==> flow/design.v <==
module fairArb (
	input logic [15:0] bids,
	output logic [15:0] wins,
	input logic get_next_win,
	input logic clk,
	input logic rst
		);
	parameter SIZE = 3;
	parameter S0=3'b000, S1=3'b001, S2=3'b010, S3=3'b011, S4=3'b100, S5=3'b101, S6=3'b110;
	logic [SIZE-1:0] state;
	logic [SIZE-1:0] next_state;
	logic [3:0] dec1;
	logic [3:0] dec2;
	logic [15:0] bid1;
	logic [15:0] bid2;
	logic [15:0] b [15:0];
	logic [15:0] d [15:0];
	logic [15:0] out_check;
	logic [3:0] new_priority;
	logic [3:0] pr_in;
	logic [15:0] bids_cycle_f;
	logic [3:0] priority_f;
	logic [3:0] priority_d;
	logic [15:0] wins_d;
	logic sB, sD;
	logic [1:0] sC;
	always @ (*) begin
		case (sC)
			2'b00: priority_d = dec2;
			2'b01: priority_d = priority_f;
			2'b10: priority_d = pr_in;
			2'b11: priority_d = 0;
		endcase
	end
	always @ (*) begin
		case (sB)
			1'b0: wins_d = bid1;
			1'b1: wins_d = bid2;
		endcase
	end
	always @ (*) begin
		case (sD)
			1'b0: begin
				bid2 = out_check;
				pr_in = new_priority + 1;
			end
			1'b1: begin
				bid2 = d[priority_f];
				pr_in = priority_f + 1;
			end
		endcase
	end
	always @ (*) begin
		bids_cycle_f = bids;
		next_state = S0;
		new_priority = 4'd0;
		out_check = 16'd0;
		if ((bids_cycle_f & 16'd1) != 16'b0) begin
			bid1 = 16'd1;
		end
		else if ((bids_cycle_f & 16'd2) != 16'b0) begin
			bid1 = 16'd2;
		end
		else if ((bids_cycle_f & 16'd4) != 16'b0) begin
			bid1 = 16'd4;
		end
		else if ((bids_cycle_f & 16'd8) != 16'b0) begin
			bid1 = 16'd8;
		end
		else if ((bids_cycle_f & 16'd16) != 16'b0) begin
			bid1 = 16'd16;
		end
		else if ((bids_cycle_f & 16'd32) != 16'b0) begin
			bid1 = 16'd32;
		end
		else if ((bids_cycle_f & 16'd64) != 16'b0) begin
			bid1 = 16'd64;
		end
		else if ((bids_cycle_f & 16'd128) != 16'b0) begin
			bid1 = 16'd128;
		end
		else if ((bids_cycle_f & 16'd256) != 16'b0) begin
			bid1 = 16'd256;
		end
		else if ((bids_cycle_f & 16'd512) != 16'b0) begin
			bid1 = 16'd512;
		end
		else if ((bids_cycle_f & 16'd1024) != 16'b0) begin
			bid1 = 16'd1024;
		end
		else if ((bids_cycle_f & 16'd2048) != 16'b0) begin
			bid1 = 16'd2048;
		end
		else if ((bids_cycle_f & 16'd4096) != 16'b0) begin
			bid1 = 16'd4096;
		end
		else if ((bids_cycle_f & 16'd8192) != 16'b0) begin
			bid1 = 16'd8192;
		end
		else if ((bids_cycle_f & 16'd16384) != 16'b0) begin
			bid1 = 16'd16384;
		end
		else if ((bids_cycle_f & 16'd32768) != 16'b0) begin
			bid1 = 16'd32768;
		end
		else begin
			bid1 = 0;
		end
		d[0] = bids_cycle_f & 16'd1;
		b[0] = (bids_cycle_f & 16'd1) >> 0;
		d[1] = bids_cycle_f & 16'd2;
		b[1] = (bids_cycle_f & 16'd2) >> 1;
		d[2] = bids_cycle_f & 16'd4;
		b[2] = (bids_cycle_f & 16'd4) >> 2;
		d[3] = bids_cycle_f & 16'd8;
		b[3] = (bids_cycle_f & 16'd8) >> 3;
		d[4] = bids_cycle_f & 16'd16;
		b[4] = (bids_cycle_f & 16'd16) >> 4;
		d[5] = bids_cycle_f & 16'd32;
		b[5] = (bids_cycle_f & 16'd32) >> 5;
		d[6] = bids_cycle_f & 16'd64;
		b[6] = (bids_cycle_f & 16'd64) >> 6;
		d[7] = bids_cycle_f & 16'd128;
		b[7] = (bids_cycle_f & 16'd128) >> 7;
		d[8] = bids_cycle_f & 16'd256;
		b[8] = (bids_cycle_f & 16'd256) >> 8;
		d[9] = bids_cycle_f & 16'd512;
		b[9] = (bids_cycle_f & 16'd512) >> 9;
		d[10] = bids_cycle_f & 16'd1024;
		b[10] = (bids_cycle_f & 16'd1024) >> 10;
		d[11] = bids_cycle_f & 16'd2048;
		b[11] = (bids_cycle_f & 16'd2048) >> 11;
		d[12] = bids_cycle_f & 16'd4096;
		b[12] = (bids_cycle_f & 16'd4096) >> 12;
		d[13] = bids_cycle_f & 16'd8192;
		b[13] = (bids_cycle_f & 16'd8192) >> 13;
		d[14] = bids_cycle_f & 16'd16384;
		b[14] = (bids_cycle_f & 16'd16384) >> 14;
		d[15] = bids_cycle_f & 16'd32768;
		b[15] = (bids_cycle_f & 16'd32768) >> 15;
                case (wins_d)
                16'd1: begin
                        dec1 = 0;
                end
                16'd2: begin
                        dec1 = 1;
                end
                16'd4: begin
                        dec1 = 2;
                end
                16'd8: begin
                        dec1 = 3;
                end
                16'd16: begin
                        dec1 = 4;
                end
                16'd32: begin
                        dec1 = 5;
                end
                16'd64: begin
                        dec1 = 6;
                end
                16'd128: begin
                        dec1 = 7;
                end
                16'd256: begin
                        dec1 = 8;
                end
                16'd512: begin
                        dec1 = 9;
                end
                16'd1024: begin
                        dec1 = 10;
                end
                16'd2048: begin
                        dec1 = 11;
                end
                16'd4096: begin
                        dec1 = 12;
                end
                16'd8192: begin
                        dec1 = 13;
                end
                16'd16384: begin
                        dec1 = 14;
                end
                16'd32768: begin
                        dec1 = 15;
                end
                default: begin
                        dec1 = 0;
                end
                endcase
		dec2 = dec1 + 1'b1;
		sD = b[priority_f] & 1'b1;
		if (bids_cycle_f == 16'b0) begin
			out_check = 16'b0;
			new_priority = new_priority;
		end
		else begin
			case (priority_f)
			5'd0: begin
			case (1'b1)
			b[1]: begin
			  new_priority = 1;
			  out_check = d[1];
			end
			b[2]: begin
			  new_priority = 2;
			  out_check = d[2];
			end
			b[3]: begin
			  new_priority = 3;
			  out_check = d[3];
			end
			b[4]: begin
			  new_priority = 4;
			  out_check = d[4];
			end
			b[5]: begin
			  new_priority = 5;
			  out_check = d[5];
			end
			b[6]: begin
			  new_priority = 6;
			  out_check = d[6];
			end
			b[7]: begin
			  new_priority = 7;
			  out_check = d[7];
			end
			b[8]: begin
			  new_priority = 8;
			  out_check = d[8];
			end
			b[9]: begin
			  new_priority = 9;
			  out_check = d[9];
			end
			b[10]: begin
			  new_priority = 10;
			  out_check = d[10];
			end
			b[11]: begin
			  new_priority = 11;
			  out_check = d[11];
			end
			b[12]: begin
			  new_priority = 12;
			  out_check = d[12];
			end
			b[13]: begin
			  new_priority = 13;
			  out_check = d[13];
			end
			b[14]: begin
			  new_priority = 14;
			  out_check = d[14];
			end
			b[15]: begin
			  new_priority = 15;
			  out_check = d[15];
			end
			endcase
			end
			5'd1: begin
			case (1'b1)
			b[2]: begin
			  new_priority = 2;
			  out_check = d[2];
			end
			b[3]: begin
			  new_priority = 3;
			  out_check = d[3];
			end
			b[4]: begin
			  new_priority = 4;
			  out_check = d[4];
			end
			b[5]: begin
			  new_priority = 5;
			  out_check = d[5];
			end
			b[6]: begin
			  new_priority = 6;
			  out_check = d[6];
			end
			b[7]: begin
			  new_priority = 7;
			  out_check = d[7];
			end
			b[8]: begin
			  new_priority = 8;
			  out_check = d[8];
			end
			b[9]: begin
			  new_priority = 9;
			  out_check = d[9];
			end
			b[10]: begin
			  new_priority = 10;
			  out_check = d[10];
			end
			b[11]: begin
			  new_priority = 11;
			  out_check = d[11];
			end
			b[12]: begin
			  new_priority = 12;
			  out_check = d[12];
			end
			b[13]: begin
			  new_priority = 13;
			  out_check = d[13];
			end
			b[14]: begin
			  new_priority = 14;
			  out_check = d[14];
			end
			b[15]: begin
			  new_priority = 15;
			  out_check = d[15];
			end
			b[0]: begin
			  new_priority = 0;
			  out_check = d[0];
			end
			endcase
			end
			5'd2: begin
			case (1'b1)
			b[3]: begin
			  new_priority = 3;
			  out_check = d[3];
			end
			b[4]: begin
			  new_priority = 4;
			  out_check = d[4];
			end
			b[5]: begin
			  new_priority = 5;
			  out_check = d[5];
			end
			b[6]: begin
			  new_priority = 6;
			  out_check = d[6];
			end
			b[7]: begin
			  new_priority = 7;
			  out_check = d[7];
			end
			b[8]: begin
			  new_priority = 8;
			  out_check = d[8];
			end
			b[9]: begin
			  new_priority = 9;
			  out_check = d[9];
			end
			b[10]: begin
			  new_priority = 10;
			  out_check = d[10];
			end
			b[11]: begin
			  new_priority = 11;
			  out_check = d[11];
			end
			b[12]: begin
			  new_priority = 12;
			  out_check = d[12];
			end
			b[13]: begin
			  new_priority = 13;
			  out_check = d[13];
			end
			b[14]: begin
			  new_priority = 14;
			  out_check = d[14];
			end
			b[15]: begin
			  new_priority = 15;
			  out_check = d[15];
			end
			b[0]: begin
			  new_priority = 0;
			  out_check = d[0];
			end
			b[1]: begin
			  new_priority = 1;
			  out_check = d[1];
			end
			endcase
			end
			5'd3: begin
			case (1'b1)
			b[4]: begin
			  new_priority = 4;
			  out_check = d[4];
			end
			b[5]: begin
			  new_priority = 5;
			  out_check = d[5];
			end
			b[6]: begin
			  new_priority = 6;
			  out_check = d[6];
			end
			b[7]: begin
			  new_priority = 7;
			  out_check = d[7];
			end
			b[8]: begin
			  new_priority = 8;
			  out_check = d[8];
			end
			b[9]: begin
			  new_priority = 9;
			  out_check = d[9];
			end
			b[10]: begin
			  new_priority = 10;
			  out_check = d[10];
			end
			b[11]: begin
			  new_priority = 11;
			  out_check = d[11];
			end
			b[12]: begin
			  new_priority = 12;
			  out_check = d[12];
			end
			b[13]: begin
			  new_priority = 13;
			  out_check = d[13];
			end
			b[14]: begin
			  new_priority = 14;
			  out_check = d[14];
			end
			b[15]: begin
			  new_priority = 15;
			  out_check = d[15];
			end
			b[0]: begin
			  new_priority = 0;
			  out_check = d[0];
			end
			b[1]: begin
			  new_priority = 1;
			  out_check = d[1];
			end
			b[2]: begin
			  new_priority = 2;
			  out_check = d[2];
			end
			endcase
			end
			5'd4: begin
			case (1'b1)
			b[5]: begin
			  new_priority = 5;
			  out_check = d[5];
			end
			b[6]: begin
			  new_priority = 6;
			  out_check = d[6];
			end
			b[7]: begin
			  new_priority = 7;
			  out_check = d[7];
			end
			b[8]: begin
			  new_priority = 8;
			  out_check = d[8];
			end
			b[9]: begin
			  new_priority = 9;
			  out_check = d[9];
			end
			b[10]: begin
			  new_priority = 10;
			  out_check = d[10];
			end
			b[11]: begin
			  new_priority = 11;
			  out_check = d[11];
			end
			b[12]: begin
			  new_priority = 12;
			  out_check = d[12];
			end
			b[13]: begin
			  new_priority = 13;
			  out_check = d[13];
			end
			b[14]: begin
			  new_priority = 14;
			  out_check = d[14];
			end
			b[15]: begin
			  new_priority = 15;
			  out_check = d[15];
			end
			b[0]: begin
			  new_priority = 0;
			  out_check = d[0];
			end
			b[1]: begin
			  new_priority = 1;
			  out_check = d[1];
			end
			b[2]: begin
			  new_priority = 2;
			  out_check = d[2];
			end
			b[3]: begin
			  new_priority = 3;
			  out_check = d[3];
			end
			endcase
			end
			5'd5: begin
			case (1'b1)
			b[6]: begin
			  new_priority = 6;
			  out_check = d[6];
			end
			b[7]: begin
			  new_priority = 7;
			  out_check = d[7];
			end
			b[8]: begin
			  new_priority = 8;
			  out_check = d[8];
			end
			b[9]: begin
			  new_priority = 9;
			  out_check = d[9];
			end
			b[10]: begin
			  new_priority = 10;
			  out_check = d[10];
			end
			b[11]: begin
			  new_priority = 11;
			  out_check = d[11];
			end
			b[12]: begin
			  new_priority = 12;
			  out_check = d[12];
			end
			b[13]: begin
			  new_priority = 13;
			  out_check = d[13];
			end
			b[14]: begin
			  new_priority = 14;
			  out_check = d[14];
			end
			b[15]: begin
			  new_priority = 15;
			  out_check = d[15];
			end
			b[0]: begin
			  new_priority = 0;
			  out_check = d[0];
			end
			b[1]: begin
			  new_priority = 1;
			  out_check = d[1];
			end
			b[2]: begin
			  new_priority = 2;
			  out_check = d[2];
			end
			b[3]: begin
			  new_priority = 3;
			  out_check = d[3];
			end
			b[4]: begin
			  new_priority = 4;
			  out_check = d[4];
			end
			endcase
			end
			5'd6: begin
			case (1'b1)
			b[7]: begin
			  new_priority = 7;
			  out_check = d[7];
			end
			b[8]: begin
			  new_priority = 8;
			  out_check = d[8];
			end
			b[9]: begin
			  new_priority = 9;
			  out_check = d[9];
			end
			b[10]: begin
			  new_priority = 10;
			  out_check = d[10];
			end
			b[11]: begin
			  new_priority = 11;
			  out_check = d[11];
			end
			b[12]: begin
			  new_priority = 12;
			  out_check = d[12];
			end
			b[13]: begin
			  new_priority = 13;
			  out_check = d[13];
			end
			b[14]: begin
			  new_priority = 14;
			  out_check = d[14];
			end
			b[15]: begin
			  new_priority = 15;
			  out_check = d[15];
			end
			b[0]: begin
			  new_priority = 0;
			  out_check = d[0];
			end
			b[1]: begin
			  new_priority = 1;
			  out_check = d[1];
			end
			b[2]: begin
			  new_priority = 2;
			  out_check = d[2];
			end
			b[3]: begin
			  new_priority = 3;
			  out_check = d[3];
			end
			b[4]: begin
			  new_priority = 4;
			  out_check = d[4];
			end
			b[5]: begin
			  new_priority = 5;
			  out_check = d[5];
			end
			endcase
			end
			5'd7: begin
			case (1'b1)
			b[8]: begin
			  new_priority = 8;
			  out_check = d[8];
			end
			b[9]: begin
			  new_priority = 9;
			  out_check = d[9];
			end
			b[10]: begin
			  new_priority = 10;
			  out_check = d[10];
			end
			b[11]: begin
			  new_priority = 11;
			  out_check = d[11];
			end
			b[12]: begin
			  new_priority = 12;
			  out_check = d[12];
			end
			b[13]: begin
			  new_priority = 13;
			  out_check = d[13];
			end
			b[14]: begin
			  new_priority = 14;
			  out_check = d[14];
			end
			b[15]: begin
			  new_priority = 15;
			  out_check = d[15];
			end
			b[0]: begin
			  new_priority = 0;
			  out_check = d[0];
			end
			b[1]: begin
			  new_priority = 1;
			  out_check = d[1];
			end
			b[2]: begin
			  new_priority = 2;
			  out_check = d[2];
			end
			b[3]: begin
			  new_priority = 3;
			  out_check = d[3];
			end
			b[4]: begin
			  new_priority = 4;
			  out_check = d[4];
			end
			b[5]: begin
			  new_priority = 5;
			  out_check = d[5];
			end
			b[6]: begin
			  new_priority = 6;
			  out_check = d[6];
			end
			endcase
			end
			5'd8: begin
			case (1'b1)
			b[9]: begin
			  new_priority = 9;
			  out_check = d[9];
			end
			b[10]: begin
			  new_priority = 10;
			  out_check = d[10];
			end
			b[11]: begin
			  new_priority = 11;
			  out_check = d[11];
			end
			b[12]: begin
			  new_priority = 12;
			  out_check = d[12];
			end
			b[13]: begin
			  new_priority = 13;
			  out_check = d[13];
			end
			b[14]: begin
			  new_priority = 14;
			  out_check = d[14];
			end
			b[15]: begin
			  new_priority = 15;
			  out_check = d[15];
			end
			b[0]: begin
			  new_priority = 0;
			  out_check = d[0];
			end
			b[1]: begin
			  new_priority = 1;
			  out_check = d[1];
			end
			b[2]: begin
			  new_priority = 2;
			  out_check = d[2];
			end
			b[3]: begin
			  new_priority = 3;
			  out_check = d[3];
			end
			b[4]: begin
			  new_priority = 4;
			  out_check = d[4];
			end
			b[5]: begin
			  new_priority = 5;
			  out_check = d[5];
			end
			b[6]: begin
			  new_priority = 6;
			  out_check = d[6];
			end
			b[7]: begin
			  new_priority = 7;
			  out_check = d[7];
			end
			endcase
			end
			5'd9: begin
			case (1'b1)
			b[10]: begin
			  new_priority = 10;
			  out_check = d[10];
			end
			b[11]: begin
			  new_priority = 11;
			  out_check = d[11];
			end
			b[12]: begin
			  new_priority = 12;
			  out_check = d[12];
			end
			b[13]: begin
			  new_priority = 13;
			  out_check = d[13];
			end
			b[14]: begin
			  new_priority = 14;
			  out_check = d[14];
			end
			b[15]: begin
			  new_priority = 15;
			  out_check = d[15];
			end
			b[0]: begin
			  new_priority = 0;
			  out_check = d[0];
			end
			b[1]: begin
			  new_priority = 1;
			  out_check = d[1];
			end
			b[2]: begin
			  new_priority = 2;
			  out_check = d[2];
			end
			b[3]: begin
			  new_priority = 3;
			  out_check = d[3];
			end
			b[4]: begin
			  new_priority = 4;
			  out_check = d[4];
			end
			b[5]: begin
			  new_priority = 5;
			  out_check = d[5];
			end
			b[6]: begin
			  new_priority = 6;
			  out_check = d[6];
			end
			b[7]: begin
			  new_priority = 7;
			  out_check = d[7];
			end
			b[8]: begin
			  new_priority = 8;
			  out_check = d[8];
			end
			endcase
			end
			5'd10: begin
			case (1'b1)
			b[11]: begin
			  new_priority = 11;
			  out_check = d[11];
			end
			b[12]: begin
			  new_priority = 12;
			  out_check = d[12];
			end
			b[13]: begin
			  new_priority = 13;
			  out_check = d[13];
			end
			b[14]: begin
			  new_priority = 14;
			  out_check = d[14];
			end
			b[15]: begin
			  new_priority = 15;
			  out_check = d[15];
			end
			b[0]: begin
			  new_priority = 0;
			  out_check = d[0];
			end
			b[1]: begin
			  new_priority = 1;
			  out_check = d[1];
			end
			b[2]: begin
			  new_priority = 2;
			  out_check = d[2];
			end
			b[3]: begin
			  new_priority = 3;
			  out_check = d[3];
			end
			b[4]: begin
			  new_priority = 4;
			  out_check = d[4];
			end
			b[5]: begin
			  new_priority = 5;
			  out_check = d[5];
			end
			b[6]: begin
			  new_priority = 6;
			  out_check = d[6];
			end
			b[7]: begin
			  new_priority = 7;
			  out_check = d[7];
			end
			b[8]: begin
			  new_priority = 8;
			  out_check = d[8];
			end
			b[9]: begin
			  new_priority = 9;
			  out_check = d[9];
			end
			endcase
			end
			5'd11: begin
			case (1'b1)
			b[12]: begin
			  new_priority = 12;
			  out_check = d[12];
			end
			b[13]: begin
			  new_priority = 13;
			  out_check = d[13];
			end
			b[14]: begin
			  new_priority = 14;
			  out_check = d[14];
			end
			b[15]: begin
			  new_priority = 15;
			  out_check = d[15];
			end
			b[0]: begin
			  new_priority = 0;
			  out_check = d[0];
			end
			b[1]: begin
			  new_priority = 1;
			  out_check = d[1];
			end
			b[2]: begin
			  new_priority = 2;
			  out_check = d[2];
			end
			b[3]: begin
			  new_priority = 3;
			  out_check = d[3];
			end
			b[4]: begin
			  new_priority = 4;
			  out_check = d[4];
			end
			b[5]: begin
			  new_priority = 5;
			  out_check = d[5];
			end
			b[6]: begin
			  new_priority = 6;
			  out_check = d[6];
			end
			b[7]: begin
			  new_priority = 7;
			  out_check = d[7];
			end
			b[8]: begin
			  new_priority = 8;
			  out_check = d[8];
			end
			b[9]: begin
			  new_priority = 9;
			  out_check = d[9];
			end
			b[10]: begin
			  new_priority = 10;
			  out_check = d[10];
			end
			endcase
			end
			5'd12: begin
			case (1'b1)
			b[13]: begin
			  new_priority = 13;
			  out_check = d[13];
			end
			b[14]: begin
			  new_priority = 14;
			  out_check = d[14];
			end
			b[15]: begin
			  new_priority = 15;
			  out_check = d[15];
			end
			b[0]: begin
			  new_priority = 0;
			  out_check = d[0];
			end
			b[1]: begin
			  new_priority = 1;
			  out_check = d[1];
			end
			b[2]: begin
			  new_priority = 2;
			  out_check = d[2];
			end
			b[3]: begin
			  new_priority = 3;
			  out_check = d[3];
			end
			b[4]: begin
			  new_priority = 4;
			  out_check = d[4];
			end
			b[5]: begin
			  new_priority = 5;
			  out_check = d[5];
			end
			b[6]: begin
			  new_priority = 6;
			  out_check = d[6];
			end
			b[7]: begin
			  new_priority = 7;
			  out_check = d[7];
			end
			b[8]: begin
			  new_priority = 8;
			  out_check = d[8];
			end
			b[9]: begin
			  new_priority = 9;
			  out_check = d[9];
			end
			b[10]: begin
			  new_priority = 10;
			  out_check = d[10];
			end
			b[11]: begin
			  new_priority = 11;
			  out_check = d[11];
			end
			endcase
			end
			5'd13: begin
			case (1'b1)
			b[14]: begin
			  new_priority = 14;
			  out_check = d[14];
			end
			b[15]: begin
			  new_priority = 15;
			  out_check = d[15];
			end
			b[0]: begin
			  new_priority = 0;
			  out_check = d[0];
			end
			b[1]: begin
			  new_priority = 1;
			  out_check = d[1];
			end
			b[2]: begin
			  new_priority = 2;
			  out_check = d[2];
			end
			b[3]: begin
			  new_priority = 3;
			  out_check = d[3];
			end
			b[4]: begin
			  new_priority = 4;
			  out_check = d[4];
			end
			b[5]: begin
			  new_priority = 5;
			  out_check = d[5];
			end
			b[6]: begin
			  new_priority = 6;
			  out_check = d[6];
			end
			b[7]: begin
			  new_priority = 7;
			  out_check = d[7];
			end
			b[8]: begin
			  new_priority = 8;
			  out_check = d[8];
			end
			b[9]: begin
			  new_priority = 9;
			  out_check = d[9];
			end
			b[10]: begin
			  new_priority = 10;
			  out_check = d[10];
			end
			b[11]: begin
			  new_priority = 11;
			  out_check = d[11];
			end
			b[12]: begin
			  new_priority = 12;
			  out_check = d[12];
			end
			endcase
			end
			5'd14: begin
			case (1'b1)
			b[15]: begin
			  new_priority = 15;
			  out_check = d[15];
			end
			b[0]: begin
			  new_priority = 0;
			  out_check = d[0];
			end
			b[1]: begin
			  new_priority = 1;
			  out_check = d[1];
			end
			b[2]: begin
			  new_priority = 2;
			  out_check = d[2];
			end
			b[3]: begin
			  new_priority = 3;
			  out_check = d[3];
			end
			b[4]: begin
			  new_priority = 4;
			  out_check = d[4];
			end
			b[5]: begin
			  new_priority = 5;
			  out_check = d[5];
			end
			b[6]: begin
			  new_priority = 6;
			  out_check = d[6];
			end
			b[7]: begin
			  new_priority = 7;
			  out_check = d[7];
			end
			b[8]: begin
			  new_priority = 8;
			  out_check = d[8];
			end
			b[9]: begin
			  new_priority = 9;
			  out_check = d[9];
			end
			b[10]: begin
			  new_priority = 10;
			  out_check = d[10];
			end
			b[11]: begin
			  new_priority = 11;
			  out_check = d[11];
			end
			b[12]: begin
			  new_priority = 12;
			  out_check = d[12];
			end
			b[13]: begin
			  new_priority = 13;
			  out_check = d[13];
			end
			endcase
			end
			5'd15: begin
			case (1'b1)
			b[0]: begin
			  new_priority = 0;
			  out_check = d[0];
			end
			b[1]: begin
			  new_priority = 1;
			  out_check = d[1];
			end
			b[2]: begin
			  new_priority = 2;
			  out_check = d[2];
			end
			b[3]: begin
			  new_priority = 3;
			  out_check = d[3];
			end
			b[4]: begin
			  new_priority = 4;
			  out_check = d[4];
			end
			b[5]: begin
			  new_priority = 5;
			  out_check = d[5];
			end
			b[6]: begin
			  new_priority = 6;
			  out_check = d[6];
			end
			b[7]: begin
			  new_priority = 7;
			  out_check = d[7];
			end
			b[8]: begin
			  new_priority = 8;
			  out_check = d[8];
			end
			b[9]: begin
			  new_priority = 9;
			  out_check = d[9];
			end
			b[10]: begin
			  new_priority = 10;
			  out_check = d[10];
			end
			b[11]: begin
			  new_priority = 11;
			  out_check = d[11];
			end
			b[12]: begin
			  new_priority = 12;
			  out_check = d[12];
			end
			b[13]: begin
			  new_priority = 13;
			  out_check = d[13];
			end
			b[14]: begin
			  new_priority = 14;
			  out_check = d[14];
			end
			endcase
			end
			endcase
		end
        case (state)
        S0: begin
			sB = 0;
			sC = 2'b11;
			next_state = S1;
        end
        S1: begin
			sB = 0;
			sC = 2'b00;
			next_state = S2;
		end
		S2: begin
			sB = 1;
			if (get_next_win == 1)  begin
				if (bids_cycle_f == 16'b0) begin
					sC = 2'b01;
				end
				else begin
					sC = 2'b10;
				end
			end
			else begin
				sC = 2'b01;
			end
			next_state = S2;
		end
		default: begin
			sC = 2'b11;
			sB = 0;
		end
		endcase
	end
	always @ (posedge clk) begin
		if (~rst) begin
			wins <= 0;
		end
		else begin
			wins <= wins_d;
		end
	end
	always @ (posedge clk) begin
		if (~rst) begin
			priority_f <= 0;
		end
		else begin
			priority_f <= priority_d;
		end
	end
	always @ (posedge clk) begin
		if (~rst) begin
			state <= S0;
		end
		else begin
			state <= next_state;
		end
	end
endmodule
======== Reports on fairArb ========
Tool output for the design above, in the order of the flow.
Line numbers count from 1 in the design file above.
Operators carry their Yosys type and port widths (W data, S select, Z words).
Library cell names are shortened.
Not given: n/a
inputs
  design top .............................. fairArb
  clock port .............................. clk
  standard-cell library ................... sky130hd
  corner .................................. tt_025C_1v80

======== Elaborated design ========
Source: Yosys, flattened and elaborated. Widths are those after wreduce. Registers that Yosys merges into a memory's read port (data or address) are not register bits. Print and check cells do not count. Equal cells are merged and count once.
bit counts
  word-level cells ........................ 530
  input port bits ......................... 19
  output and inout port bits .............. 16
  flip-flop bits (word level) ............. 23
cells by class
  mux-type cells .......................... 482
  reduce/logical cells .................... 5
  $add $sub $neg .......................... 3
  bitwise gates (word level) .............. 2
  equality and inequality tests ........... 35
operators by type and width
  kind                    number
  $mux W16                122
  $mux W4                 195
  $pmux W16 S16           2
  $mux W15                15
  $mux W14                14
  $mux W13                13
  $mux W12                12
  $mux W11                11
  $mux W10                10
  $mux W3                 29
  $mux W9                 9
  $pmux W4 S16            1
  $pmux W16 S2            2
  $mux W8                 8
  $pmux W4 S15            1
  $mux W7                 7
  $mux W6                 6
  $eq A4 B4 Y1 const B    8
  $mux W5                 5
  $mux W2                 11
  $eq A16 B10 Y1 const B  1
  $eq A16 B11 Y1 const B  1
  $eq A16 B12 Y1 const B  1
  $eq A16 B13 Y1 const B  1
  $eq A16 B14 Y1 const B  1
  $eq A16 B15 Y1 const B  1
  $eq A16 B16 Y1 const B  1
  $eq A16 B2 Y1 const B   1
Other operator kinds: 26; their cells: 38.

======== Logic depth ========
Longest topological path by Yosys (ltp), each cell counted once; first at word level (registers and memories cut), then after technology mapping (sequential cells cut; the memories' decode and read muxes count).
logic depth
  depth in word-level cells ............... 23
  ABC_AREA ................................ 0
  mapped depth ............................ 17
  gate-level depth less buffers ........... 15

======== Mapped cells and area ========
Yosys stat after the flow's synthesis: flattened, memories mapped to cells. It holds for the ABC_AREA given above (unset counts as 0); a run with the other value may have another netlist.
The area totals of this step are shown rounded.
cell types
  cell      number  area in all (um^2)
  dfxtp_1   23      460.442
  a21oi_1   25      125.12
  nand2_1   32      120.115
  nor2_1    31      116.362
  o21ai_0   20      100.096
  nand3_1   18      90.086
  nor2b_1   14      87.584
  nor3_1    14      70.067
  nor4_4    3       63.811
  nand2b_1  9       56.304
  nand4_1   9       56.304
  clkbuf_1  14      52.55
  nor3b_1   7       52.55
  a31oi_1   8       50.048
  and2_1    8       50.048
  buf_2     9       45.043
  o211ai_1  6       45.043
  o31ai_1   6       45.043
Other cell types: 66; their cells: 123.
mapped netlist
  flip-flop cells ......................... 23
  cell count .............................. 379
  synthesis area .......................... 0.002695 mm^2
  buffer cells ............................ 31
  sequential part of the area ............. 0.0004604 mm^2

======== Timing after synthesis ========
Path of least setup slack by OpenSTA after synthesis, without wires, with an ideal clock, recovery checks aside; 20% of the period is set as input and as output delay. Where synthesis merged equal registers, the netlist keeps one of their names.
timing path post-synthesis
  path type ............................... input-to-reg
  from .................................... in bids[2]
  to ...................................... reg priority_f[2]
  input delay ............................. 800 ps
  stages on the path ...................... 14
  slack ................................... 588 ps
  path buffers ............................ 1
  data required time ...................... 3931 ps
  delay of the path ....................... 2612 ps
  clock period ............................ 4000 ps
  arrival ................................. 3343 ps
  library setup time ...................... 69 ps
  period reached after synthesis .......... 3412 ps
"delay of the path" = arrival - input delay + setup time.
"stages on the path" counts driving pins, that of a launching flip-flop among them; a cell with two outputs on the path counts twice.
"period reached after synthesis" = period - worst setup slack (recovery checks aside). The figure is calculated, with input and output delays left at 20% of the set period.
Between the ends stands the longest chain of elaborated cells between them, by number of cells; it is not shown to be the way that was timed. Of several equally long chains one is given.
Each line given opens the expression or statement behind the cell; cells for indexed reads and writes are added by Yosys, which also makes memories of some case tables.
between the ends, post-synthesis
  path through ............................ buf_6 or3b_1 a2111o_1 o2111ai_1 a211oi_1 o311a_1 nor3_1 nor2_1 nand4_1 ha_1 inv_1 and4b_1 a211o_1 a21oi_2
  length of the longest elaborated chain .. 23
ends and longest elaborated chain, post-synthesis
  item            line  RTL
  from (decl)     2     input logic [15:0] bids,
  $mux W3 x3      395   case (1'b1)
  $mux W16 x12    395
  $pmux W16 S16   201   case (priority_f)
  $mux W16        196   if (bids_cycle_f == 16'b0) begin
  $pmux W16 S2    42    case (sD)
  $pmux W16 S2    36    case (sB)
  $eq A16 B16 Y1  141   case (wins_d)
  $pmux W4 S15    141
  $add A4 B1 Y4   194   dec2 = dec1 + 1'b1;
  $pmux W4 S3     28    case (sC)
  to (assign)     1270  priority_f <= 0;
  to (assign)     1273  priority_f <= priority_d;
  to (decl)       22    logic [3:0] priority_f;

======== Timing after layout ========
From the final timing report of record 1: the path of least setup slack in the routed layout; clock arrival at registers is part of the times.
The path's times are printed in steps of 10 ps; the period is the one set.
timing path post-layout
  path type ............................... reg-to-reg
  from .................................... reg priority_f[0]
  to ...................................... reg priority_f[2]
  clock period ............................ 4140 ps
  data required time ...................... 4330 ps
  stages on the path ...................... 15
  path buffers ............................ 2
  arrival ................................. 4200 ps
  library setup time ...................... 70 ps
  slack ................................... 130 ps
Between the ends stands the longest chain of elaborated cells between them, by number of cells; it is not shown to be the way that was timed. Of several equally long chains one is given.
between the ends, post-layout
  path through ............................ dfxtp_1 buf_2 clkbuf_1 a21oi_2 o21ai_0 a31oi_1 o31ai_1 a22oi_1 and4_1 nand4_1 ha_1 inv_1 and4b_1 a211o_1 a21oi_2
  length of the longest elaborated chain .. 9
ends and longest elaborated chain, post-layout
  item            line  RTL
  from (decl)     22    logic [3:0] priority_f;
  from (assign)   1270  priority_f <= 0;
  from (assign)   1273  priority_f <= priority_d;
  $eq A4 B4 Y1    201   case (priority_f)
  $pmux W16 S16   201
  $mux W16        196   if (bids_cycle_f == 16'b0) begin
  $pmux W16 S2    42    case (sD)
  $pmux W16 S2    36    case (sB)
  $eq A16 B16 Y1  141   case (wins_d)
  $pmux W4 S15    141
  $add A4 B1 Y4   194   dec2 = dec1 + 1'b1;
  $pmux W4 S3     28    case (sC)
  to (assign)     1270
  to (assign)     1273
  to (decl)       22

Subject: flow runs of fairArb

Hi,

fairArb through Yosys and OpenROAD on sky130hd: 2 stored runs, unordered, with their settings and measured results. The constraints put input and output delay at 20% of the set period each and load the outputs with 0.01 pF.
"clock period reached" means the clock period less the worst setup slack. The figure is calculated, with input and output delays left at 20% of the set period.
"allowed time less slack (worst setup path)" = time allowed to the worst setup path (clock period - input delay - output delay, where it has them) - its slack; a late launch clock adds to it, a late capture clock takes from it.
By "total power of the final layout" is meant OpenSTA's value without simulated activity: inputs other than the clock are taken to toggle once in ten clock periods, and the tool carries that through the logic.
"allowed time less slack (worst setup path)" is known to 10 ps.
The results are shown rounded.

======== record 1 ========
==> flow/run.sh <==
#!/bin/bash
# the make line also repeats the synthesis and layout settings of config.mk as NAME=value (left out here)
make -C /OpenROAD-flow-scripts/flow DESIGN_CONFIG=/design/flow/config.mk WORK_HOME=/design/flow/orfs CLKGATE_MAP_FILE= finish
==> flow/config.mk <==
export PLATFORM = sky130hd
export DESIGN_NAME = fairArb
export DESIGN_NICKNAME = fairArb
export VERILOG_FILES = /design/flow/design.v
export SDC_FILE = /design/flow/constraint.sdc
export NUM_CORES = 4
export LEC_CHECK = 0
export CAP_MARGIN = 20
export CELL_PAD_IN_SITES_DETAIL_PLACEMENT = 2
export CORE_ASPECT_RATIO = 1.39
export CORE_MARGIN = 2
export CORE_UTILIZATION = 20
export CTS_CLUSTER_DIAMETER = 100
export CTS_CLUSTER_SIZE = 19
export GPL_ROUTABILITY_DRIVEN = 0
export GPL_TIMING_DRIVEN = 0
export HOLD_SLACK_MARGIN = 0.07
export PLACE_DENSITY = 0.46
export SLEW_MARGIN = 20
==> flow/constraint.sdc <==
create_clock -name core_clock -period 4.14 [get_ports {clk}]
set_input_delay 0.8280 -clock core_clock [delete_from_list [all_inputs] [get_ports {clk}]]
set_output_delay 0.8280 -clock core_clock [all_outputs]
set_load 0.01 [all_outputs]

-------- measured, record 1 --------
  post-synthesis cell area ................ 0.002695 mm^2
  area of the die ......................... 0.01443 mm^2
  standard-cell area after routing ........ 0.003408 mm^2
  utilization in the final report ......... 25.6%
  worst setup slack after layout .......... 130 ps
  sum of negative setup slack ............. 0 ps
  smallest hold slack ..................... 450 ps
  total power of the final layout ......... 786 uW
  clock period reached .................... 4010 ps
  allowed time less slack (worst setup path) .. 4010 ps
  critical path type ...................... reg-to-reg

======== record 2 ========
==> flow/run.sh <==
#!/bin/bash
# the make line also repeats the synthesis and layout settings of config.mk as NAME=value (left out here)
make -C /OpenROAD-flow-scripts/flow DESIGN_CONFIG=/design/flow/config.mk WORK_HOME=/design/flow/orfs CLKGATE_MAP_FILE= finish
==> flow/config.mk <==
export PLATFORM = sky130hd
export DESIGN_NAME = fairArb
export DESIGN_NICKNAME = fairArb
export VERILOG_FILES = /design/flow/design.v
export SDC_FILE = /design/flow/constraint.sdc
export NUM_CORES = 4
export LEC_CHECK = 0
export CAP_MARGIN = 20
export CORE_MARGIN = 2
export CORE_UTILIZATION = 40
export SLEW_MARGIN = 20
==> flow/constraint.sdc <==
create_clock -name core_clock -period 3.51 [get_ports {clk}]
set_input_delay 0.7020 -clock core_clock [delete_from_list [all_inputs] [get_ports {clk}]]
set_output_delay 0.7020 -clock core_clock [all_outputs]
set_load 0.01 [all_outputs]

-------- measured, record 2 --------
  post-synthesis cell area ................ 0.002695 mm^2
  area of the die ......................... 0.007411 mm^2
  standard-cell area after routing ........ 0.00418 mm^2
  utilization in the final report ......... 65.1%
  worst setup slack after layout .......... 155 ps
  sum of negative setup slack ............. 0 ps
  smallest hold slack ..................... 441 ps
  total power of the final layout ......... 944.3 uW
  clock period reached .................... 3355 ps
  allowed time less slack (worst setup path) .. 3360 ps
  critical path type ...................... reg-to-reg

Regards
